==> flow/design.v <==
`timescale 1ns / 1ps
`default_nettype none
module Nbit_reg #(parameter n=1, r=0)
   (input  wire [n-1:0] in,
    output wire [n-1:0] out,
    input  wire         clk,
    input  wire         we,
    input  wire         gwe,
    input  wire         rst
    );
   reg [n-1:0] state;
   assign out = state;
   always @(posedge clk) 
     begin 
       if (gwe & rst) 
         state <= r;
       else if (gwe & we) 
         state <= in; 
     end
endmodule
module gp1(input wire a, b,
           output wire g, p);
   assign g = a & b;
   assign p = a | b;
endmodule
module gp4(input wire [3:0] gin, pin,
           input wire cin,
           output wire gout, pout,
           output wire [2:0] cout);
  assign pout = (&  pin [3:0]);
  assign gout = (gin[0] & pin[1] & pin[2] & pin[3]) |(gin[1] & pin[2] & pin[3])| (gin[2] & pin[3]) | gin[3];
  assign cout[0] = (gin[0] | pin[0] & cin); 
  assign cout[1] = (gin[1] | pin[1] & cout[0]);
  assign cout[2] = (gin[2] | pin[2] & cout[1]);
endmodule
module cla16
  (input wire [15:0]  a, b,
   input wire         cin,
   output wire [15:0] sum);
  wire [15:0] gin, pin;
  genvar i;
  for(i = 0; i < 16; i=i+1) begin
    gp1 g(.a(a[i]), .b(b[i]), .g(gin[i]), .p(pin[i]));
  end
  wire [15:0] cout;
  wire g30_1, p30_1;
  gpn #(4) gf1(.gin(gin[3:0]), .pin(pin[3:0]), .cin(cin), .gout(g30_1), .pout(p30_1), .cout(cout[2:0]));
  assign cout[3] = (cin & p30_1) | g30_1;
  wire g30_2, p30_2;
  gp4 gf2(.gin(gin[7:4]), .pin(pin[7:4]), .cin(cout[3]), .gout(g30_2), .pout(p30_2), .cout(cout[6:4]));
  assign cout[7] = (cout[3] & p30_2) | g30_2;
  wire g30_3, p30_3;
  gp4 gf3(.gin(gin[11:8]), .pin(pin[11:8]), .cin(cout[7]), .gout(g30_3), .pout(p30_3), .cout(cout[10:8]));
  assign cout[11] = (cout[7] & p30_3) | g30_3;
  wire g30_4, p30_4;
  gp4 gf4(.gin(gin[15:12]), .pin(pin[15:12]), .cin(cout[11]), .gout(g30_4), .pout(p30_4), .cout(cout[14:12]));
  assign cout[15] = (cout[11] & p30_4) | g30_4;
  assign sum[0] = a[0] ^ b[0] ^ cin;
  for(i = 1; i < 16; i = i + 1) begin
    assign sum[i] = a[i] ^ b[i] ^ cout[i - 1];
  end
endmodule
module gpn
  #(parameter N = 4)
  (input wire [N-1:0] gin, pin,
   input wire  cin,
   output wire gout, pout,
   output wire [N-2:0] cout);
  assign pout = (&  pin [N - 1:0]);
  wire [N-2: 0] temp;
  genvar i;
  for (i = 0; i < N-1; i = i + 1) begin
    assign temp[i] = gin[i] & (& pin[N-1:i+1]);
  end
  assign gout = (| temp [N-2:0]) | gin[N-1];
  assign cout[0] = (gin[0] | pin[0] & cin); 
  for(i = 0; i < N - 2; i = i + 1) begin
    assign cout[i + 1] = (gin[i + 1] | pin[i + 1] & cout[i]);
  end
endmodule
`timescale 1ns / 1ps
`default_nettype none
module lc4_divider(input  wire [15:0] i_dividend,
                   input  wire [15:0] i_divisor,
                   output wire [15:0] o_remainder,
                   output wire [15:0] o_quotient);
      wire [15:0] temp_rem [16:0];
      wire [15:0] temp_quot [16:0];
      wire [15:0] temp_div [16:0];
      assign temp_rem[0] = 16'b0;
      assign temp_quot[0] = 16'b0;
      assign temp_div[0] = i_dividend;
      genvar i;
      for (i = 0; i < 16; i = i + 1) begin
            lc4_divider_one_iter div_one_iter(.i_dividend(temp_div[i]),
                              .i_divisor(i_divisor),
                              .i_remainder(temp_rem[i]),
                              .i_quotient(temp_quot[i]),
                              .o_dividend(temp_div[i + 1]),
                              .o_remainder(temp_rem[i + 1]),
                              .o_quotient(temp_quot[i + 1]));
      end
      wire divisor_zero_check = (i_divisor == 16'b0);
      assign o_quotient = divisor_zero_check ? 16'b0 : temp_quot[16];
      assign o_remainder = divisor_zero_check ? 16'b0 : temp_rem[16];
endmodule  
module lc4_divider_one_iter(input  wire [15:0] i_dividend,
                            input  wire [15:0] i_divisor,
                            input  wire [15:0] i_remainder,
                            input  wire [15:0] i_quotient,
                            output wire [15:0] o_dividend,
                            output wire [15:0] o_remainder,
                            output wire [15:0] o_quotient);
      wire zerocheck = 0 == i_divisor;
      assign o_dividend = i_dividend << 1;
      wire [15:0] div_shift_t, a_comp_t, prequot, preremainder, tempquot, remshift;
      assign remshift = i_remainder << 1;
      assign div_shift_t = (i_dividend >> 15) & 1'b1;
      assign a_comp_t =  div_shift_t | remshift;
      wire select_t = a_comp_t < i_divisor;
      assign preremainder = (select_t ? a_comp_t : (a_comp_t - i_divisor));
      assign o_remainder = zerocheck ? 16'b0 : preremainder;
      assign tempquot = i_quotient << 1;
      assign prequot = (select_t ? tempquot : tempquot | 1'b1);
      assign o_quotient = zerocheck ? 16'b0 : prequot;
endmodule
`timescale 1ns / 1ps
`default_nettype none
module cla_input_rs (  
      input wire [15:0] insn,
      input wire [15:0] pc,
      input wire [15:0] r1,
      output wire [15:0] rs
);
      assign rs = (insn[15:12] == 4'd1) | (insn[15:12] == 4'd6) | (insn[15:12] == 4'd7) ? r1 : pc;
endmodule
module cla_input_rt (  
      input wire [15:0] insn,
      input wire [15:0] r2,
      input wire [15:0] imm11,
      input wire [15:0] imm5,
      input wire [15:0] uimm7,
      input wire [15:0] imm9,
      input wire [15:0] imm6,
      output wire [15:0] rt
);
      wire [15:0] mux1, mux2;
      assign mux1 = (insn[5:4] == 2'b00) ? r2 : ((insn[5:4] == 2'b01) ? ~r2 : imm5);
      assign mux2 = imm9;
      assign rt = (insn[15:12] == 4'b1100) ? imm11 : 
                  ((insn[15:12] == 4'b0001) ? mux1 : 
                   (insn[15:12] == 4'b0010) ? uimm7 :
                   (insn[15:12] == 4'b0000) ? mux2 :
                   (insn[15:12] == 4'b0110 | insn[15:12] == 4'b0111) ? imm6:
                   16'b0
                  );
endmodule
module cla_input_ci (
      input wire [15:0] insn,
      output wire cin
);
      wire mux_top = (insn[5:3] == 3'b010) ? ((insn[15:12] == 4'b0001) ? 1 : 0) : 0;
      wire mux_bot = (insn[15:12] == 4'b0000 | insn[15:12] == 4'b0100 | insn[15:12] == 4'b1100 | insn[15:12] == 4'b1111) ? 1 : 0;
      assign cin = mux_top | mux_bot;
endmodule
module comparators (
      input wire [15:0] insn,
      input wire [15:0] r1,
      input wire [15:0] r2,
      input wire [15:0] imm7,
      input wire [15:0] uimm7,
      output wire [15:0] comp_out
);
      wire [15:0] mux_rs = (insn[8:7] == 2'b00 | insn[8:7] == 2'b10) ? $signed(r1) : r1; 
      wire [15:0] mux_rt = (insn[8:7] == 2'b00) ? $signed(r2) : 
                        (insn[8:7] == 2'b01) ? r2 :
                        (insn[8:7] == 2'b10) ? imm7 :
                        uimm7;
      wire signed [15:0] signed_comp_out = ($signed(mux_rs) > $signed(mux_rt)) ? 16'b1 : ($signed(mux_rs) == $signed(mux_rt)) ? 16'b0 : 16'hFFFF;
      wire [15:0] unsigned_comp_out = (mux_rs > mux_rt) ? 16'b1 : (mux_rs == mux_rt) ? 16'b0 : 16'hFFFF;
      assign comp_out = (insn[8:7] == 2'b00 | insn[8:7] == 2'b10) ? signed_comp_out : unsigned_comp_out;
endmodule
module lc4_alu(input  wire [15:0] i_insn,
               input wire [15:0]  i_pc,
               input wire [15:0]  i_r1data,
               input wire [15:0]  i_r2data,
               output wire [15:0] o_result);
      wire [15:0] imm5, imm6, imm7, imm9, imm11, uimm4, uimm7, uimm8;
      assign uimm4 = {12'b0, i_insn[3:0]};
      assign uimm7 = {9'b0, i_insn[6:0]};
      assign uimm8 = {8'b0, i_insn[7:0]};
      assign imm5 = {{12{i_insn[4]}}, i_insn[3:0]};
      assign imm6 = {{11{i_insn[5]}}, i_insn[4:0]};
      assign imm7 = {{10{i_insn[6]}}, i_insn[5:0]};
      assign imm9 = {{8{i_insn[8]}}, i_insn[7:0]};
      assign imm11 = {{6{i_insn[10]}}, i_insn[9:0]};
      wire cla_cin;
      wire [15:0] cla_rt, cla_rs;
      cla_input_ci get_cin(.insn(i_insn), .cin(cla_cin));
      cla_input_rs get_rs(.insn(i_insn), .pc(i_pc), .r1(i_r1data), .rs(cla_rs));
      cla_input_rt get_rt(.insn(i_insn), .r2(i_r2data), .imm11(imm11), .imm5(imm5), .uimm7(uimm7), .imm9(imm9), .imm6(imm6), .rt(cla_rt));
      wire [15:0] cla_output;
      cla16 get_cla_out(.a(cla_rs), .b(cla_rt), .cin(cla_cin), .sum(cla_output));
      wire [15:0] mult_out = i_r1data * i_r2data;
      wire [15:0] div_out, mod_out;
      lc4_divider div(.i_dividend(i_r1data), .i_divisor(i_r2data), .o_remainder(mod_out), .o_quotient(div_out));
      wire [15:0] math_mux = (i_insn[5:3] == 3'b011) ? div_out : (i_insn[5:3] == 3'b001) ? mult_out : cla_output;
      wire [15:0] comp_result;
      comparators get_comp(.insn(i_insn), .r1(i_r1data), .r2(i_r2data), .imm7(imm7), .uimm7(uimm7), .comp_out(comp_result));
      wire signed [15:0] sra_temp = $signed(i_r1data) >>> uimm4;
      wire [15:0] shift_result = (i_insn[5:4] == 2'b00) ? (i_r1data << uimm4) : 
                              (i_insn[5:4] == 2'b01) ? sra_temp : 
                              (i_insn[5:4] == 2'b10) ? (i_r1data >> uimm4) : 
                              mod_out;
      wire [15:0] hiconst = (i_r1data & 8'hFF) | (uimm8 << 8);
      wire [15:0] trap = 16'h8000 | uimm8;
      wire [15:0] basic_log = (i_insn[5:3] == 3'b000) ? i_r1data & i_r2data :
                              (i_insn[5:3] == 3'b001) ? ~i_r1data :
                              (i_insn[5:3] == 3'b010) ? i_r1data | i_r2data :
                              (i_insn[5:3] == 3'b011) ? i_r1data ^ i_r2data :
                              i_r1data & imm5;
      wire [15:0] jsr_out =  (i_insn[11] == 1) ? ((i_pc & 16'h8000) | (i_insn[10:0] << 4)) : i_r1data;
      wire [15:0] jmp_out = (i_insn[11] == 1) ? cla_output : i_r1data;
      assign o_result =  (i_insn[15:12] == 4'b0100) ? jsr_out : 
                        (i_insn[15:12] == 4'b0101) ? basic_log : 
                        (i_insn[15:12] == 4'b1101) ? hiconst : 
                        (i_insn[15:12] == 4'b1111) ? trap :  
                        (i_insn[15:12] == 4'b1001) ? imm9 : 
                        (i_insn[15:12] == 4'b1010) ? shift_result : 
                        (i_insn[15:12] == 4'b0010) ? comp_result : 
                        (i_insn[15:12] == 4'b0001) ? math_mux : 
                        (i_insn[15:12] == 4'b1100) ? jmp_out : 
                        (i_insn[15:12] == 4'b0000) ? cla_output : 
                        (i_insn[15:12] == 4'b0110) ? cla_output : 
                        (i_insn[15:12] == 4'b0111) ? cla_output :
                        (i_insn[15:12] == 4'b1000) ? i_r1data : 
                        16'b0;
endmodule
`timescale 1ns / 1ps
`default_nettype none
module lc4_decoder(input  wire [15:0] insn,                
                   output wire [ 2:0] r1sel,               
                   output wire        r1re,                
                   output wire [ 2:0] r2sel,               
                   output wire        r2re,                
                   output wire [ 2:0] wsel,                
                   output wire        regfile_we,          
                   output wire        nzp_we,              
                   output wire        select_pc_plus_one,  
                   output wire        is_load,             
                   output wire        is_store,            
                   output wire        is_branch,           
                   output wire        is_control_insn      
                   );
   wire [3:0] opcode = insn[15:12];
   assign     is_branch = (opcode == 4'b0000 & insn != 0);
   wire       is_arith = (opcode == 4'b0001);
   wire       is_add = (is_arith & (insn[5:3] == 3'b000));
   wire       is_mul = (is_arith & (insn[5:3] == 3'b001));
   wire       is_sub = (is_arith & (insn[5:3] == 3'b010));
   wire       is_div = (is_arith & (insn[5:3] == 3'b011));
   wire       is_addi = (is_arith & insn[5]);
   wire       is_compare = (opcode == 4'b0010);
   wire       is_cmp = (is_compare & (insn[8:7] == 2'b00));
   wire       is_cmpu = (is_compare & (insn[8:7] == 2'b01));
   wire       is_cmpi = (is_compare & (insn[8:7] == 2'b10));
   wire       is_cmpiu = (is_compare & (insn[8:7] == 2'b11));
   wire       is_jsr = (insn[15:11] == 5'b01001);
   wire       is_jsrr = (insn[15:11] == 5'b01000);
   wire       is_logic = (opcode == 4'b0101);
   wire       is_and = (is_logic & (insn[5:3] == 3'b000));
   wire       is_not = (is_logic & (insn[5:3] == 3'b001));
   wire       is_or = (is_logic & (insn[5:3] == 3'b010));
   wire       is_xor = (is_logic & (insn[5:3] == 3'b011));
   wire       is_andi = (is_logic & insn[5]);
   wire       is_ldr = (opcode == 4'b0110);
   wire       is_str = (opcode == 4'b0111);
   wire       is_rti = (opcode == 4'b1000);
   wire       is_const = (opcode == 4'b1001);
   wire       is_shift = (opcode == 4'b1010);
   wire       is_sll = (is_shift & (insn[5:4] == 2'b00));
   wire       is_sra = (is_shift & (insn[5:4] == 2'b01));
   wire       is_srl = (is_shift & (insn[5:4] == 2'b10));
   wire       is_mod = (is_shift & (insn[5:4] == 2'b11));
   wire       is_jmpr = (insn[15:11] == 5'b11000);
   wire       is_jmp = (insn[15:11] == 5'b11001);
   wire       is_hiconst = (opcode == 4'b1101);
   wire       is_trap = (opcode == 4'b1111);
   assign r1sel = (is_compare | is_hiconst) ? insn[11:9] :   
                  (is_rti) ? 3'd7 : insn[8:6];
   assign r1re = is_arith | 
                 is_compare | 
                 is_jsrr | 
                 is_logic | 
                 is_ldr | 
                 is_str | 
                 is_rti | 
                 is_shift | 
                 is_jmpr |
                 is_hiconst
                 ;
   assign r2sel = (is_str) ? insn[11:9] : insn[2:0];  
   assign r2re = is_add | is_mul |  is_sub | is_div |
                 is_cmp | is_cmpu |
                 is_and | is_or | is_xor |
                 is_str |
                 is_mod;
   assign wsel = (is_jsr | is_jsrr | is_trap) ? 3'd7 : insn[11:9];   
   assign regfile_we = is_arith | is_jsr | is_jsrr | is_logic | is_ldr | is_const | is_shift | is_hiconst | is_trap;
   assign nzp_we = regfile_we | is_compare;
   assign select_pc_plus_one = is_trap | is_jsrr | is_jsr;
   assign is_load = is_ldr;
   assign is_store = is_str;
   assign is_control_insn =  is_jsr | is_jsrr | is_rti | is_jmpr | is_jmp | is_trap;
endmodule
`timescale 1ns / 1ps
`default_nettype none
module lc4_regfile #(parameter n = 16)
   (input  wire         clk,
    input  wire         gwe,
    input  wire         rst,
    input  wire [  2:0] i_rs,       
    output wire [n-1:0] o_rs_data,  
    input  wire [  2:0] i_rt,       
    output wire [n-1:0] o_rt_data,  
    input  wire [  2:0] i_rd,       
    input  wire [n-1:0] i_wdata,    
    input  wire         i_rd_we     
    );
    wire [8:0] registers_write_q;
    wire [16:0] o_data_temp [8:0];
    genvar i;
    for (i = 0; i < 8; i=i+1) begin
        assign registers_write_q[i] = (i_rd == i) & i_rd_we;
        Nbit_reg #(16, 0) thing_register(.in(i_wdata), .out(o_data_temp[i]), .clk(clk), .we(registers_write_q[i]), .gwe(gwe), .rst(rst));
    end
    assign o_rs_data = i_rs == 0 ? o_data_temp[0] :
                       i_rs == 1 ? o_data_temp[1] :
                       i_rs == 2 ? o_data_temp[2] :
                       i_rs == 3 ? o_data_temp[3] :
                       i_rs == 4 ? o_data_temp[4] :
                       i_rs == 5 ? o_data_temp[5] :
                       i_rs == 6 ? o_data_temp[6] :
                       o_data_temp[7];
    assign o_rt_data = i_rt == 0 ? o_data_temp[0] :
                       i_rt == 1 ? o_data_temp[1] :
                       i_rt == 2 ? o_data_temp[2] :
                       i_rt == 3 ? o_data_temp[3] :
                       i_rt == 4 ? o_data_temp[4] :
                       i_rt == 5 ? o_data_temp[5] :
                       i_rt == 6 ? o_data_temp[6] :
                       o_data_temp[7];
endmodule
`timescale 1ns / 1ps
`default_nettype none
module lc4_processor
   (input  wire        clk,                 
    input wire         rst,  
    input wire         gwe,  
    output wire [15:0] o_cur_pc,  
    input wire [15:0]  i_cur_insn,  
    output wire [15:0] o_dmem_addr,  
    input wire [15:0]  i_cur_dmem_data,  
    output wire        o_dmem_we,  
    output wire [15:0] o_dmem_towrite,  
    output wire [1:0]  test_stall,  
    output wire [15:0] test_cur_pc,  
    output wire [15:0] test_cur_insn,  
    output wire        test_regfile_we,  
    output wire [2:0]  test_regfile_wsel,  
    output wire [15:0] test_regfile_data,  
    output wire        test_nzp_we,  
    output wire [2:0]  test_nzp_new_bits,  
    output wire        test_dmem_we,  
    output wire [15:0] test_dmem_addr,  
    output wire [15:0] test_dmem_data,  
    input wire [7:0]   switch_data,  
    output wire [7:0]  led_data  
    );
   wire [15:0]   pc;       
   wire [15:0]   next_pc;  
   wire stall_load = is_load_X && ((r1sel_D_pre == wsel_X && r1re_D_pre) ||
                     ((r2sel_D_pre == wsel_X && r2re_D_pre) && ~is_store_D_pre));
   wire not_stall_q = ~stall_load && (~is_load_X || ~is_branch_D_pre);
   wire branched_q = (is_control_insn_X) || (is_branch_X & nzp_correct);
   wire [15:0] i_cur_insn_F = branched_q ? 16'b0 : i_cur_insn;
   wire [15:0] pc_F = branched_q ? 16'b0 : pc;
   wire [1:0] stall_F = branched_q ? 2'd2 : (not_stall_q ? 2'd0 : 2'd3);
   Nbit_reg #(16, 16'h8200) pc_reg (.in(next_pc), .out(pc), .clk(clk), .we(not_stall_q), .gwe(gwe), .rst(rst));
   wire [15:0] pc_D_pre, i_cur_insn_D_pre;
   Nbit_reg #(16, 16'h8200) pc_reg_D (.in(pc_F), .out(pc_D_pre), .clk(clk), .we(not_stall_q), .gwe(gwe), .rst(rst));
   Nbit_reg #(16, 16'b0) i_cur_insn_reg_D (.in(i_cur_insn_F), .out(i_cur_insn_D_pre), .clk(clk), .we(not_stall_q), .gwe(gwe), .rst(rst));
   wire [1:0] stall_D_pre;
   Nbit_reg #(2, 2'b10) stall_reg_D(.in(stall_F), .out(stall_D_pre), .clk(clk), .we(not_stall_q), .gwe(gwe), .rst(rst));
   wire [2:0] r1sel_D_pre, r2sel_D_pre, wsel_D_pre;
   wire r1re_D_pre, r2re_D_pre, regfile_we_D_pre, nzp_we_D_pre, select_pc_plus_one_D_pre, is_load_D_pre, is_store_D_pre, is_branch_D_pre, is_control_insn_D_pre;
   lc4_decoder decodermain(.insn(i_cur_insn_D_pre),  .r1sel(r1sel_D_pre), .r1re(r1re_D_pre), .r2sel(r2sel_D_pre), .r2re(r2re_D_pre), .wsel(wsel_D_pre), .regfile_we(regfile_we_D_pre), .nzp_we(nzp_we_D_pre), .select_pc_plus_one(select_pc_plus_one_D_pre), .is_load(is_load_D_pre), .is_store(is_store_D_pre), .is_branch(is_branch_D_pre), .is_control_insn(is_control_insn_D_pre));
   wire [15:0] o_rs_data1, o_rt_data1;
   lc4_regfile #(16) theregisterfile(.clk(clk), .gwe(gwe), .rst(rst),
    .i_rs(r1sel_D_pre),       
    .o_rs_data(o_rs_data1),  
    .i_rt(r2sel_D_pre),       
    .o_rt_data(o_rt_data1),  
    .i_rd_we(regfile_we_W),     
    .i_rd(wsel_W),       
    .i_wdata(i_wdata)    
    );
   wire[15:0] o_rs_data = (r1sel_D_pre == wsel_W) && regfile_we_W && r1re_D_pre ? i_wdata : o_rs_data1;
   wire[15:0] o_rt_data = (r2sel_D_pre == wsel_W) && regfile_we_W && r2re_D_pre ? i_wdata : o_rt_data1;
   wire [15:0] pc_plus_1, pc_plus_1_D;
   cla16 cla_one(.a(pc), .b(0), .cin(1), .sum(pc_plus_1));
   Nbit_reg #(16, 16'b0) pc_plus_one_reg_D(.in(pc_plus_1), .out(pc_plus_1_D), .clk(clk), .we(not_stall_q), .gwe(gwe), .rst(rst));
   wire r1re_D, r2re_D, regfile_we_D, nzp_we_D, select_pc_plus_one_D, is_load_D, is_store_D, is_branch_D, is_control_insn_D;
   wire nop_question = branched_q || ~not_stall_q;
   wire [15:0] pc_D = nop_question ? 16'b0 :  pc_D_pre;
   wire[15:0] i_cur_insn_D = nop_question ? 16'b0 :  i_cur_insn_D_pre;
   wire [2:0] r1sel_D,r2sel_D, wsel_D;
   assign r1sel_D = nop_question ? 3'b0 :  r1sel_D_pre;
   assign r2sel_D = nop_question ? 3'b0 :  r2sel_D_pre;
   assign wsel_D = nop_question ? 3'b0 :  wsel_D_pre;
   assign r1re_D = nop_question ? 1'b0 :  r1re_D_pre;
   assign r2re_D = nop_question ? 1'b0 :  r2re_D_pre;
   assign regfile_we_D = nop_question ? 1'b0 :  regfile_we_D_pre;
   assign select_pc_plus_one_D = nop_question ? 1'b0 :  select_pc_plus_one_D_pre;
   assign is_load_D = nop_question ? 1'b0 : is_load_D_pre;
   assign is_store_D = nop_question ? 1'b0 :  is_store_D_pre;
   assign is_branch_D = nop_question ? 1'b0 :  is_branch_D_pre;
   assign is_control_insn_D = nop_question ? 1'b0 :  is_control_insn_D_pre;
   assign nzp_we_D = nop_question ? 1'b0 :  nzp_we_D_pre;
   wire [1:0] stall_D = branched_q ? 2'b10 : (not_stall_q ? stall_D_pre : 2'b11);
   wire [1:0] stall_X;
   wire [2:0] r1sel_X,r2sel_X, wsel_X;
   wire r1re_X, r2re_X, regfile_we_X, nzp_we_X, select_pc_plus_one_X, is_load_X, is_store_X, is_branch_X, is_control_insn_X;
   wire [15:0] pc_X, o_rs_data_X, o_rt_data_X, i_cur_insn_X, pc_plus_1_X;
   Nbit_reg #(2, 2'b10) stall_reg_X(.in(stall_D), .out(stall_X), .clk(clk), .we(1'b1), .gwe(gwe), .rst(rst));
   Nbit_reg #(16, 16'h8200) pc_reg_X (.in(pc_D), .out(pc_X), .clk(clk), .we(1'b1), .gwe(gwe), .rst(rst));
   Nbit_reg #(16, 0) reg_rs_X (.in(o_rs_data), .out(o_rs_data_X), .clk(clk), .we(1'b1), .gwe(gwe), .rst(rst));
   Nbit_reg #(16, 0) reg_rt_X (.in(o_rt_data), .out(o_rt_data_X), .clk(clk), .we(1'b1), .gwe(gwe), .rst(rst));
   Nbit_reg #(16, 16'b0) pc_plus_one_reg_X(.in(pc_plus_1_D), .out(pc_plus_1_X), .clk(clk), .we(1'b1), .gwe(gwe), .rst(rst));
   Nbit_reg #(3, 0) r1sel_reg_X (.in(r1sel_D), .out(r1sel_X), .clk(clk), .we(1'b1), .gwe(gwe), .rst(rst));
   Nbit_reg #(3, 0) r2sel_reg_X (.in(r2sel_D), .out(r2sel_X), .clk(clk), .we(1'b1), .gwe(gwe), .rst(rst));
   Nbit_reg #(3, 0) wsel_reg_X (.in(wsel_D), .out(wsel_X), .clk(clk), .we(1'b1), .gwe(gwe), .rst(rst));
   Nbit_reg #(1, 0) r1re_reg_X (.in(r1re_D), .out(r1re_X), .clk(clk), .we(1'b1), .gwe(gwe), .rst(rst));
   Nbit_reg #(1, 0) r2re_reg_X (.in(r2re_D), .out(r2re_X), .clk(clk), .we(1'b1), .gwe(gwe), .rst(rst));
   Nbit_reg #(1, 0) regfile_we_reg_X (.in(regfile_we_D), .out(regfile_we_X), .clk(clk), .we(1'b1), .gwe(gwe), .rst(rst));
   Nbit_reg #(1, 0) nzp_we_reg_X (.in(nzp_we_D), .out(nzp_we_X), .clk(clk), .we(1'b1), .gwe(gwe), .rst(rst));
   Nbit_reg #(1, 0) select_pc_plus_one_reg_X (.in(select_pc_plus_one_D), .out(select_pc_plus_one_X), .clk(clk), .we(1'b1), .gwe(gwe), .rst(rst));
   Nbit_reg #(1, 0) is_load_reg_X (.in(is_load_D), .out(is_load_X), .clk(clk), .we(1'b1), .gwe(gwe), .rst(rst));
   Nbit_reg #(1, 0) is_store_reg_X (.in(is_store_D), .out(is_store_X), .clk(clk), .we(1'b1), .gwe(gwe), .rst(rst));
   Nbit_reg #(1, 0) is_branch_reg_X (.in(is_branch_D), .out(is_branch_X), .clk(clk), .we(1'b1), .gwe(gwe), .rst(rst));
   Nbit_reg #(1, 0) is_control_insn_reg_X (.in(is_control_insn_D), .out(is_control_insn_X), .clk(clk), .we(1'b1), .gwe(gwe), .rst(rst));
   Nbit_reg #(16, 0) i_cur_insn_reg_X (.in(i_cur_insn_D), .out(i_cur_insn_X), .clk(clk), .we(1'b1), .gwe(gwe), .rst(rst));
   wire [15:0] bypass_r1_1 = (r1sel_X == wsel_W) && regfile_we_W ? i_wdata : o_rs_data_X;
   wire [15:0] bypass_r2_1 = (r2sel_X == wsel_W) && regfile_we_W ? i_wdata : o_rt_data_X;
   wire [15:0] bypass_r1_full = (r1sel_X == wsel_M) && regfile_we_M ? alu_result_M : bypass_r1_1;
   wire [15:0] bypass_r2_full = (r2sel_X == wsel_M) && regfile_we_M ? alu_result_M : bypass_r2_1;
   wire [15:0] alu_result;
   lc4_alu alu_main(.i_insn(i_cur_insn_X), .i_pc(pc_X), .i_r1data(bypass_r1_full), .i_r2data(bypass_r2_full),
               .o_result(alu_result));
   wire [1:0] stall_M;
   Nbit_reg #(2, 2'b10) stall_reg_M(.in(stall_X), .out(stall_M), .clk(clk), .we(1'b1), .gwe(gwe), .rst(rst));
   wire [15:0] pc_M;
   Nbit_reg #(16, 16'h8200) pc_reg_M (.in(pc_X), .out(pc_M), .clk(clk), .we(1'b1), .gwe(gwe), .rst(rst));
   wire [15:0] o_rs_data_M;
   wire [15:0] o_rt_data_M_1;
   wire [15:0] alu_result_M;
   Nbit_reg #(16, 0) reg_rs_M (.in(bypass_r1_full), .out(o_rs_data_M), .clk(clk), .we(1'b1), .gwe(gwe), .rst(rst));
   Nbit_reg #(16, 0) reg_rt_M (.in(bypass_r2_full), .out(o_rt_data_M_1), .clk(clk), .we(1'b1), .gwe(gwe), .rst(rst));
   Nbit_reg #(16, 0) alu_result_reg_M (.in(alu_result), .out(alu_result_M), .clk(clk), .we(1'b1), .gwe(gwe), .rst(rst));
   wire[15:0] pc_plus_1_M;
   Nbit_reg #(16, 16'b0) pc_plus_one_reg_M(.in(pc_plus_1_X), .out(pc_plus_1_M), .clk(clk), .we(1'b1), .gwe(gwe), .rst(rst));
   wire [15:0] i_cur_insn_M;
   wire [2:0] r1sel_M, r2sel_M, wsel_M;
   wire r1re_M, r2re_M, regfile_we_M, nzp_we_M, select_pc_plus_one_M, is_load_M, is_store_M, is_branch_M, is_control_insn_M;
   Nbit_reg #(3, 0) r1sel_reg_M (.in(r1sel_X), .out(r1sel_M), .clk(clk), .we(1'b1), .gwe(gwe), .rst(rst));
   Nbit_reg #(3, 0) r2sel_reg_M (.in(r2sel_X), .out(r2sel_M), .clk(clk), .we(1'b1), .gwe(gwe), .rst(rst));
   Nbit_reg #(3, 0) wsel_reg_M (.in(wsel_X), .out(wsel_M), .clk(clk), .we(1'b1), .gwe(gwe), .rst(rst));
   Nbit_reg #(1, 0) r1re_reg_M (.in(r1re_X), .out(r1re_M), .clk(clk), .we(1'b1), .gwe(gwe), .rst(rst));
   Nbit_reg #(1, 0) r2re_reg_M (.in(r2re_X), .out(r2re_M), .clk(clk), .we(1'b1), .gwe(gwe), .rst(rst));
   Nbit_reg #(1, 0) regfile_we_reg_M (.in(regfile_we_X), .out(regfile_we_M), .clk(clk), .we(1'b1), .gwe(gwe), .rst(rst));
   Nbit_reg #(1, 0) nzp_we_reg_M (.in(nzp_we_X), .out(nzp_we_M), .clk(clk), .we(1'b1), .gwe(gwe), .rst(rst));
   Nbit_reg #(1, 0) select_pc_plus_one_reg_M (.in(select_pc_plus_one_X), .out(select_pc_plus_one_M), .clk(clk), .we(1'b1), .gwe(gwe), .rst(rst));
   Nbit_reg #(1, 0) is_load_reg_M (.in(is_load_X), .out(is_load_M), .clk(clk), .we(1'b1), .gwe(gwe), .rst(rst));
   Nbit_reg #(1, 0) is_store_reg_M (.in(is_store_X), .out(is_store_M), .clk(clk), .we(1'b1), .gwe(gwe), .rst(rst));
   Nbit_reg #(1, 0) is_branch_reg_M (.in(is_branch_X), .out(is_branch_M), .clk(clk), .we(1'b1), .gwe(gwe), .rst(rst));
   Nbit_reg #(1, 0) is_control_insn_reg_M (.in(is_control_insn_X), .out(is_control_insn_M), .clk(clk), .we(1'b1), .gwe(gwe), .rst(rst));
   Nbit_reg #(16, 0) i_cur_insn_reg_M (.in(i_cur_insn_X), .out(i_cur_insn_M), .clk(clk), .we(1'b1), .gwe(gwe), .rst(rst));
   wire [15:0] o_rt_data_M =  regfile_we_W && is_store_M && r2sel_M == wsel_W ? i_wdata : o_rt_data_M_1;
   wire [15:0] o_dmem_towrite_M = is_store_M ? o_rt_data_M : 16'b0;
   wire o_dmem_we_M = is_store_M;
   wire [15:0] o_dmem_addr_M = (is_load_M | is_store_M) ? alu_result_M : 16'b0;
   assign o_dmem_we = o_dmem_we_M;
   assign o_dmem_addr = o_dmem_addr_M;
   assign o_dmem_towrite = o_dmem_towrite_M;
   wire [15:0] i_cur_dmem_data_M = i_cur_dmem_data;
   Nbit_reg #(2, 2'b10) stall_reg_W(.in(stall_M), .out(test_stall), .clk(clk), .we(1'b1), .gwe(gwe), .rst(rst));
   wire [15:0] o_dmem_addr_W, o_dmem_towrite_W, i_cur_dmem_data_W;
   wire o_dmem_we_W;
   Nbit_reg #(16, 0) o_dem_addr_reg_W (.in(o_dmem_addr_M), .out(o_dmem_addr_W), .clk(clk), .we(1'b1), .gwe(gwe), .rst(rst));
   Nbit_reg #(16, 0) o_dem_towrite_reg_W (.in(o_dmem_towrite_M), .out(o_dmem_towrite_W), .clk(clk), .we(1'b1), .gwe(gwe), .rst(rst));
   Nbit_reg #(1, 0) o_dem_we_reg_W (.in(o_dmem_we_M), .out(o_dmem_we_W), .clk(clk), .we(1'b1), .gwe(gwe), .rst(rst));
   Nbit_reg #(16, 0) i_cur_dmem_data_reg_W (.in(i_cur_dmem_data_M), .out(i_cur_dmem_data_W), .clk(clk), .we(1'b1), .gwe(gwe), .rst(rst));
   wire[15:0] pc_plus_1_W;
   Nbit_reg #(16, 16'b0) pc_plus_one_reg_W(.in(pc_plus_1_M), .out(pc_plus_1_W), .clk(clk), .we(1'b1), .gwe(gwe), .rst(rst));
   wire [15:0] pc_W;
   Nbit_reg #(16, 16'h8200) pc_reg_W (.in(pc_M), .out(pc_W), .clk(clk), .we(1'b1), .gwe(gwe), .rst(rst));
   wire [15:0] o_rs_data_W;
   wire [15:0] o_rt_data_W;
   wire [15:0] alu_result_W;
   Nbit_reg #(16, 0) reg_rs_W (.in(o_rs_data_M), .out(o_rs_data_W), .clk(clk), .we(1'b1), .gwe(gwe), .rst(rst));
   Nbit_reg #(16, 0) reg_rt_W (.in(o_rt_data_M), .out(o_rt_data_W), .clk(clk), .we(1'b1), .gwe(gwe), .rst(rst));
   Nbit_reg #(16, 0) alu_result_reg_W (.in(alu_result_M), .out(alu_result_W), .clk(clk), .we(1'b1), .gwe(gwe), .rst(rst));
   wire [15:0] i_cur_insn_W;
   wire [2:0] r1sel_W, r2sel_W, wsel_W;
   wire r1re_W, r2re_W, regfile_we_W, nzp_we_W, select_pc_plus_one_W, is_load_W, is_store_W, is_branch_W, is_control_insn_W;
   Nbit_reg #(3, 0) r1sel_reg_W (.in(r1sel_M), .out(r1sel_W), .clk(clk), .we(1'b1), .gwe(gwe), .rst(rst));
   Nbit_reg #(3, 0) r2sel_reg_W (.in(r2sel_M), .out(r2sel_W), .clk(clk), .we(1'b1), .gwe(gwe), .rst(rst));
   Nbit_reg #(3, 0) wsel_reg_W (.in(wsel_M), .out(wsel_W), .clk(clk), .we(1'b1), .gwe(gwe), .rst(rst));
   Nbit_reg #(1, 0) r1re_reg_W (.in(r1re_M), .out(r1re_W), .clk(clk), .we(1'b1), .gwe(gwe), .rst(rst));
   Nbit_reg #(1, 0) r2re_reg_W (.in(r2re_M), .out(r2re_W), .clk(clk), .we(1'b1), .gwe(gwe), .rst(rst));
   Nbit_reg #(1, 0) regfile_we_reg_W (.in(regfile_we_M), .out(regfile_we_W), .clk(clk), .we(1'b1), .gwe(gwe), .rst(rst));
   Nbit_reg #(1, 0) nzp_we_reg_W (.in(nzp_we_M), .out(nzp_we_W), .clk(clk), .we(1'b1), .gwe(gwe), .rst(rst));
   Nbit_reg #(1, 0) select_pc_plus_one_reg_W (.in(select_pc_plus_one_M), .out(select_pc_plus_one_W), .clk(clk), .we(1'b1), .gwe(gwe), .rst(rst));
   Nbit_reg #(1, 0) is_load_reg_W (.in(is_load_M), .out(is_load_W), .clk(clk), .we(1'b1), .gwe(gwe), .rst(rst));
   Nbit_reg #(1, 0) is_store_reg_W (.in(is_store_M), .out(is_store_W), .clk(clk), .we(1'b1), .gwe(gwe), .rst(rst));
   Nbit_reg #(1, 0) is_branch_reg_W (.in(is_branch_M), .out(is_branch_W), .clk(clk), .we(1'b1), .gwe(gwe), .rst(rst));
   Nbit_reg #(1, 0) is_control_insn_reg_W (.in(is_control_insn_M), .out(is_control_insn_W), .clk(clk), .we(1'b1), .gwe(gwe), .rst(rst));
   Nbit_reg #(16, 0) i_cur_insn_reg_W (.in(i_cur_insn_M), .out(i_cur_insn_W), .clk(clk), .we(1'b1), .gwe(gwe), .rst(rst));
   wire [15:0] nzp_new_bits_input = is_control_insn_X ? pc_plus_1_X : alu_result;
   wire [2:0] nzp_new_bits = ($signed(nzp_new_bits_input) == 0) ? 3'b010 : 
                        ($signed(nzp_new_bits_input) > 0) ? 3'b001 :
                        3'b100;
   wire nzp_from_load = is_load_M && ~(nzp_we_X && ~is_load_X);
   wire [2:0] nzp_load_bits = ($signed(i_cur_dmem_data) == 0) ? 3'b010 :
                              ($signed(i_cur_dmem_data) > 0) ? 3'b001 :
                              3'b100;
   wire [2:0] nzp_reg_in = nzp_from_load ? nzp_load_bits : nzp_new_bits;
   wire [2:0] nzp_new_bits_M;
   Nbit_reg #(3, 0) nzp_reg_M (.in(nzp_new_bits), .out(nzp_new_bits_M), .clk(clk), .we(1'b1), .gwe(gwe), .rst(rst));
   wire [2:0] nzp_new_bits_W;
   Nbit_reg #(3, 0) nzp_reg_W (.in(nzp_new_bits_M), .out(nzp_new_bits_W), .clk(clk), .we(1'b1), .gwe(gwe), .rst(rst));
   wire nzp_correct = i_cur_insn_X[11] == 1 & nzp_old_bits == 3'b100 | 
                     i_cur_insn_X[10] == 1 & nzp_old_bits == 3'b010 |
                     i_cur_insn_X[9] == 1 & nzp_old_bits == 3'b001;
   wire [2:0] nzp_old_bits;
   Nbit_reg #(3, 0) nzp_reg (.in(nzp_reg_in), .out(nzp_old_bits), .clk(clk), .we(nzp_we_X | is_load_M), .gwe(gwe), .rst(rst));
   assign next_pc = (branched_q) ? alu_result : pc_plus_1;
   wire [15:0] alu_datamem_output = is_load_W ? i_cur_dmem_data_W : alu_result_W;
   wire [15:0] i_wdata = (select_pc_plus_one_W ? pc_plus_1_W : alu_datamem_output);
   assign test_cur_pc = pc_W;
   assign test_cur_insn = i_cur_insn_W;
   assign test_regfile_wsel = wsel_W;
   assign test_regfile_data = regfile_we_W ? i_wdata : 16'b0;
   assign test_nzp_we = nzp_we_W;
   assign test_dmem_we = is_store_W;
   assign test_nzp_new_bits = is_load_W ? ($signed(i_cur_dmem_data_W) == 0) ? 3'b010 : 
                        ($signed(i_cur_dmem_data_W) > 0) ? 3'b001 :
                        3'b100 : nzp_new_bits_W;
   assign test_dmem_addr = o_dmem_addr_W;
   assign test_dmem_data = is_store_W ? o_dmem_towrite_W : (is_load_W ? i_cur_dmem_data_W : 16'b0);
   assign test_regfile_we = regfile_we_W;
   assign o_cur_pc = pc;
endmodule
`timescale 1ns / 1ps
`default_nettype none
module lc4_core
   (input  wire        clk,
    input  wire        rst,
    output wire [15:0] o_cur_pc,
    input  wire [15:0] i_cur_insn,
    output wire [15:0] o_dmem_addr,
    input  wire [15:0] i_cur_dmem_data,
    output wire        o_dmem_we,
    output wire [15:0] o_dmem_towrite,
    output wire [1:0]  test_stall,
    output wire [15:0] test_cur_pc,
    output wire [15:0] test_cur_insn,
    output wire        test_regfile_we,
    output wire [2:0]  test_regfile_wsel,
    output wire [15:0] test_regfile_data,
    output wire        test_nzp_we,
    output wire [2:0]  test_nzp_new_bits,
    output wire        test_dmem_we,
    output wire [15:0] test_dmem_addr,
    output wire [15:0] test_dmem_data
    );
   wire [7:0] led_unused;
   lc4_processor proc (.clk(clk), .rst(rst), .gwe(1'b1),
                       .o_cur_pc(o_cur_pc), .i_cur_insn(i_cur_insn),
                       .o_dmem_addr(o_dmem_addr), .i_cur_dmem_data(i_cur_dmem_data),
                       .o_dmem_we(o_dmem_we), .o_dmem_towrite(o_dmem_towrite),
                       .test_stall(test_stall), .test_cur_pc(test_cur_pc),
                       .test_cur_insn(test_cur_insn), .test_regfile_we(test_regfile_we),
                       .test_regfile_wsel(test_regfile_wsel), .test_regfile_data(test_regfile_data),
                       .test_nzp_we(test_nzp_we), .test_nzp_new_bits(test_nzp_new_bits),
                       .test_dmem_we(test_dmem_we), .test_dmem_addr(test_dmem_addr),
                       .test_dmem_data(test_dmem_data),
                       .switch_data(8'd0), .led_data(led_unused));
endmodule
# Reports on lc4_core
# What the tools print for lc4_core, step after step.
# Line numbers count from 1 in the design file above.
# Library cell names are shortened.
# Not given: --
# inputs
top,lc4_core
clock,clk
library,sky130hd
corner,tt_025C_1v80

# After elaboration
# Yosys after proc, flatten, opt, wreduce and memory -nomap, before mapping. Print and check cells are not counted.
# op_classes
addsub,16
n_reduce_logical,48
multipliers,1
n_mux,139
compare,21
shifts,3
n_div,0
bitwise,244
n_eq,71
# ops
cell,count
2-to-1 mux 16 bit,76
2-to-1 mux 15 bit,30
multiplier 16 x 16 -> 16 bit,1
bitwise OR 1 x 16 -> 16 bit,15
less-than comparator 16 bit,15
subtractor 15 bit,14
logical NOT 32 bit,3
bitwise OR 1 bit,86
bitwise AND 1 bit,81
greater-than comparator 16 x 1 -> 1 bit (second input constant),3
XOR 1 bit,47
== test 4 bit (second input constant),11
2-to-1 mux 3 bit,12
== test 3 x 2 -> 1 bit (second input constant),11
== test 3 bit (second input constant),11
greater-than comparator 16 bit,2
== test 16 bit,2
bitwise AND 16 bit,2
inverter 16 bit,2
== test 4 x 3 -> 1 bit (second input constant),7
== test 3 bit,9
AND reduction 4 bit,6
2-to-1 mux 1 bit,20
== test 3 x 1 -> 1 bit (second input constant),6
logical AND 1 bit,17
less-than comparator 1 x 16 -> 1 bit,1
bitwise OR 16 x 15 -> 16 bit,1
subtractor 16 bit,1
# Other operator kinds: 25; their cells: 51.
# bits
out_inout_bits,140
latchBits,0
mem_bits_rw,0
memories,0
romBits,0
clocked_rd_ports_x_width,0
register_bits,516

# Depth
# Longest topological path by Yosys (ltp), each cell counted once; first at word level (registers and memories cut), then after technology mapping (sequential cells cut; the memories' decode and read muxes count).
# logic_depth
ltp_word,81
ABC_AREA,0
mapped_depth,195

# Synthesis result
# Yosys stat after the flow's synthesis: flattened, memories mapped to cells. It holds for the ABC_AREA given above (unset counts as 0); a run with the other value may have another netlist.
# Totals and module areas in this step are rounded.
# by_type
cell,count,area_total_um2
dfxtp_1,515,1.03E+04
ha_1,389,4.87E+03
nand2_1,912,3.42E+03
a21oi_1,552,2762.65
nor2_1,625,2346
fa_1,107,2.14E+03
o21ai_0,331,1.66E+03
nor2b_1,239,1.5E+03
xnor2_1,163,1.43E+03
clkbuf_1,301,1.13E+03
inv_1,275,1032.24
a211oi_1,109,818.285
mux2i_1,79,790.758
a21o_1,100,750.72
and2_1,100,625.6
o21a_1,82,615.59
xor2_1,70,613.088
nand3_1,119,595.571
# Not listed: further types 87, cells in them 1141.
# synth_totals
seq_area_um2,10000
yosys_area_um2,46000
stdcells,6209
ffs,515
# By module: a second synthesis without flattening, with its own total; a netlist apart from the flattened one above.
# hier_totals
hier_cells,7565
hier_area_um2,61000
# Rows give one instance, submodules left out.
# by_module
module,instances,mod_seq_area_um2,mod_area_um2,cells
lc4_divider_one_iter,16,0.0,1500,221
Nbit_reg,19,320,510,37
lc4_alu,1,0.0,8400,1191
lc4_processor,1,0.0,3700,531
Nbit_reg,5,320,520,39
Nbit_reg,5,320,510,37
lc4_regfile (n=16),1,0.0,2400,313
cla_input_rt,1,0.0,1100,167
Nbit_reg,9,60,100,8
lc4_divider,1,0.0,830,81
comparators,1,0.0,790,109
Nbit_reg,17,20,41,4
cla_input_rs,1,0.0,700,93
cla16,2,0.0,340,36
# Further modules, not shown: 7.

# Path before layout
# Path of least setup slack by OpenSTA after synthesis, without wires, with an ideal clock, recovery checks aside; 20% of the period is set as input and as output delay. Where synthesis merged equal registers, the netlist keeps one of their names.
# synth_path
path_kind,register -> register
start,register proc.wsel_reg_W.state[0]
end,register proc.nzp_reg.state
setup_slack_ns,3.078
launch_ns,0.000
path_stages,164
arrival_time_ns,36.800
period_ns,40.0
delay_ns,36.922
synth_period_reached_ns,36.922
# "delay_ns" is the arrival time less input delay plus setup time.
# "path_stages": output pins that drive a net of the path, with the launching flip-flop's if there is one; two outputs of one cell count as two.
# "synth_period_reached_ns" is the clock period less the worst setup slack; recovery checks do not enter. This is arithmetic on one report: input and output delays are still those of the set period (20% each).
# Where an end lacks its bit number, it is one bit of the signal, or one of the new flip-flops if synthesis recoded a state register.
# Between the ends stands the longest chain of elaborated cells between them, by number of cells; it is not shown to be the way that was timed. Of several equally long chains one is given.
# A line is the first line of the expression or statement that the cell stems from. Yosys adds cells for indexed reads and writes and turns some case tables into memories.
# synth_between
cell_sequence,dfxtp_1 buf_6 xnor2_1 and4_1 buf_4 buf_4 mux2i_1 a21o_1 buf_1 ha_1 o211ai_1 nor4_2 and2_1 ha_1 a211oi_2 o21ai_0 a311o_1 a41oi_2 (+128 left out) clkbuf_1 mux2_2 and2_1 ha_1 or3_1 o21bai_1 a21o_1 a41o_1 o22ai_1 clkbuf_1 clkbuf_1 nand3_1 a21oi_1 o22ai_1 or3_1 nor4_1 o21ai_1 a311o_1
elab_chain_cells,81
# synth_lines
element,line,text
from (decl),11,reg [n-1:0] state;
from (assign),16,state <= r;
from (assign),18,state <= in;
== test 3 bit,453,wire [15:0] bypass_r1_1 = (r1sel_X == wsel_W) && regfile_we_W ? i_wdata : o_rs_data_X;
logical AND 1 bit,453,
2-to-1 mux 16 bit,453,
2-to-1 mux 16 bit,455,wire [15:0] bypass_r1_full = (r1sel_X == wsel_M) && regfile_we_M ? alu_result_M : bypass_r1_1;
subtractor 1 x 15 -> 15 bit,121,assign preremainder = (select_t ? a_comp_t : (a_comp_t - i_divisor));
2-to-1 mux 15 bit,121,
2-to-1 mux 15 bit,122,assign o_remainder = zerocheck ? 16'b0 : preremainder;
(+67 left out),--,
2-to-1 mux 16 bit,225,(i_insn[15:12] == 4'b0101) ? basic_log :
2-to-1 mux 16 bit,224,assign o_result =  (i_insn[15:12] == 4'b0100) ? jsr_out :
2-to-1 mux 16 bit,529,wire [15:0] nzp_new_bits_input = is_control_insn_X ? pc_plus_1_X : alu_result;
greater-than comparator 16 x 1 -> 1 bit,531,($signed(nzp_new_bits_input) > 0) ? 3'b001 :
2-to-1 mux 3 bit,531,
2-to-1 mux 3 bit,530,wire [2:0] nzp_new_bits = ($signed(nzp_new_bits_input) == 0) ? 3'b010 :
2-to-1 mux 3 bit,537,wire [2:0] nzp_reg_in = nzp_from_load ? nzp_load_bits : nzp_new_bits;
to (assign),16,
to (assign),18,
to (decl),11,

# Timing after layout
# From the final timing report of flow run A: the path of least setup slack in the routed layout; clock arrival at registers is part of the times.
# layout_path
path_kind,register -> register
start,register proc.wsel_reg_W.state[1]
end,register proc.nzp_reg.state
path_stages,155
setup_slack_ns,2.14
period_ns,39.0
launch_ns,0.63
arrival_time_ns,37.42
# Where an end lacks its bit number, it is one bit of the signal, or one of the new flip-flops if synthesis recoded a state register.
# Between the ends stands the longest chain of elaborated cells between them, by number of cells; it is not shown to be the way that was timed. Of several equally long chains one is given.
# layout_between
cell_sequence,dfxtp_1 xnor2_2 and4_2 buf_4 mux2i_1 a21o_2 buf_4 inv_2 nor2_2 nor3_1 ha_1 o21ai_0 o21ai_0 a311o_1 a41oi_2 buf_4 mux2_2 nor2_1 (+119 left out) nand4_1 o211ai_1 nor2_1 ha_1 a21oi_1 o21ai_0 a21o_1 a41o_1 o22ai_1 buf_4 nor2_1 a311oi_1 nor4_1 o31a_1 a41o_1 nor4_1 o21ai_1 a311o_1
elab_chain_cells,81
# layout_lines
element,line,text
from (decl),11,reg [n-1:0] state;
from (assign),16,state <= r;
from (assign),18,state <= in;
== test 3 bit,454,wire [15:0] bypass_r2_1 = (r2sel_X == wsel_W) && regfile_we_W ? i_wdata : o_rt_data_X;
logical AND 1 bit,454,
2-to-1 mux 16 bit,454,
2-to-1 mux 16 bit,456,wire [15:0] bypass_r2_full = (r2sel_X == wsel_M) && regfile_we_M ? alu_result_M : bypass_r2_1;
less-than comparator 1 x 16 -> 1 bit,120,wire select_t = a_comp_t < i_divisor;
2-to-1 mux 15 bit,121,assign preremainder = (select_t ? a_comp_t : (a_comp_t - i_divisor));
2-to-1 mux 15 bit,122,assign o_remainder = zerocheck ? 16'b0 : preremainder;
(+67 left out),--,
2-to-1 mux 16 bit,225,(i_insn[15:12] == 4'b0101) ? basic_log :
2-to-1 mux 16 bit,224,assign o_result =  (i_insn[15:12] == 4'b0100) ? jsr_out :
2-to-1 mux 16 bit,529,wire [15:0] nzp_new_bits_input = is_control_insn_X ? pc_plus_1_X : alu_result;
greater-than comparator 16 x 1 -> 1 bit,531,($signed(nzp_new_bits_input) > 0) ? 3'b001 :
2-to-1 mux 3 bit,531,
2-to-1 mux 3 bit,530,wire [2:0] nzp_new_bits = ($signed(nzp_new_bits_input) == 0) ? 3'b010 :
2-to-1 mux 3 bit,537,wire [2:0] nzp_reg_in = nzp_from_load ? nzp_load_bits : nzp_new_bits;
to (assign),16,
to (assign),18,
to (decl),11,
# Nets of the timed path that keep an RTL name, with a line that drives or declares them; the list need not be complete.
# layout_named_nets
net,line
proc.alu_main.div.genblk1[0].div_one_iter.i_divisor[1],456

# Module lc4_core, platform sky130hd: 4 stored runs of the flow (Yosys, OpenROAD) with differing settings, in no particular order. Input and output delays are each 20% of the period that was set; the output load is 0.01 pF.
# "achievedPeriod_ns" means the clock period less the worst setup slack. The figure is calculated, with input and output delays left at 20% of the set period.
# By "worst_path_allowed_less_slack_ns" is meant the share of the clock period that the worst setup path is allowed (20% is reserved at inputs, 20% at outputs), minus its slack. Clock arrival times at its registers enter into it.
# The results are shown rounded.
# Among the settings, n/a means not set for that run.
name,flow run A,flow run B,flow run C,flow run D
CORE_UTILIZATION,15,40,46,40
period_ns,39.0,39.0,39.7,39.0
CAP_MARGIN,20,20,30,20
CORE_MARGIN,2,2,8,2
SLEW_MARGIN,20,20,15,20
SETUP_SLACK_MARGIN,n/a,5.0,0.01,n/a
ABC_AREA,n/a,n/a,0,n/a
CELL_PAD_IN_SITES_GLOBAL_PLACEMENT,n/a,n/a,1,n/a
CTS_CLUSTER_DIAMETER,n/a,n/a,23,n/a
CTS_CLUSTER_SIZE,n/a,n/a,11,n/a
GPL_ROUTABILITY_DRIVEN,n/a,n/a,1,n/a
GPL_TIMING_DRIVEN,n/a,n/a,1,n/a
PLACE_DENSITY_LB_ADDON,n/a,n/a,0.06,n/a
TNS_END_PERCENT,n/a,n/a,65,n/a
final_cell_area_um2,56000,56000,54000,52000
yosys.chip_area_um2,46000,46000,46000,46000
hold_worst_slack_ns,0.39,0.41,0.40,0.42
worst_path_allowed_less_slack_ns,36.86,33.30,37.67,37.11
worstPathKind,register -> register,register -> register,register -> register,register -> register
post_route_util_pct,18,49,54,46
timing.setup.tns_ns,0.000,0.000,0.000,0.000
total_die_area_um2,310000,120000,110000,120000
setup_ws_ns,2.1,5.7,2.0,1.9
achievedPeriod_ns,36.859,33.305,37.673,37.106
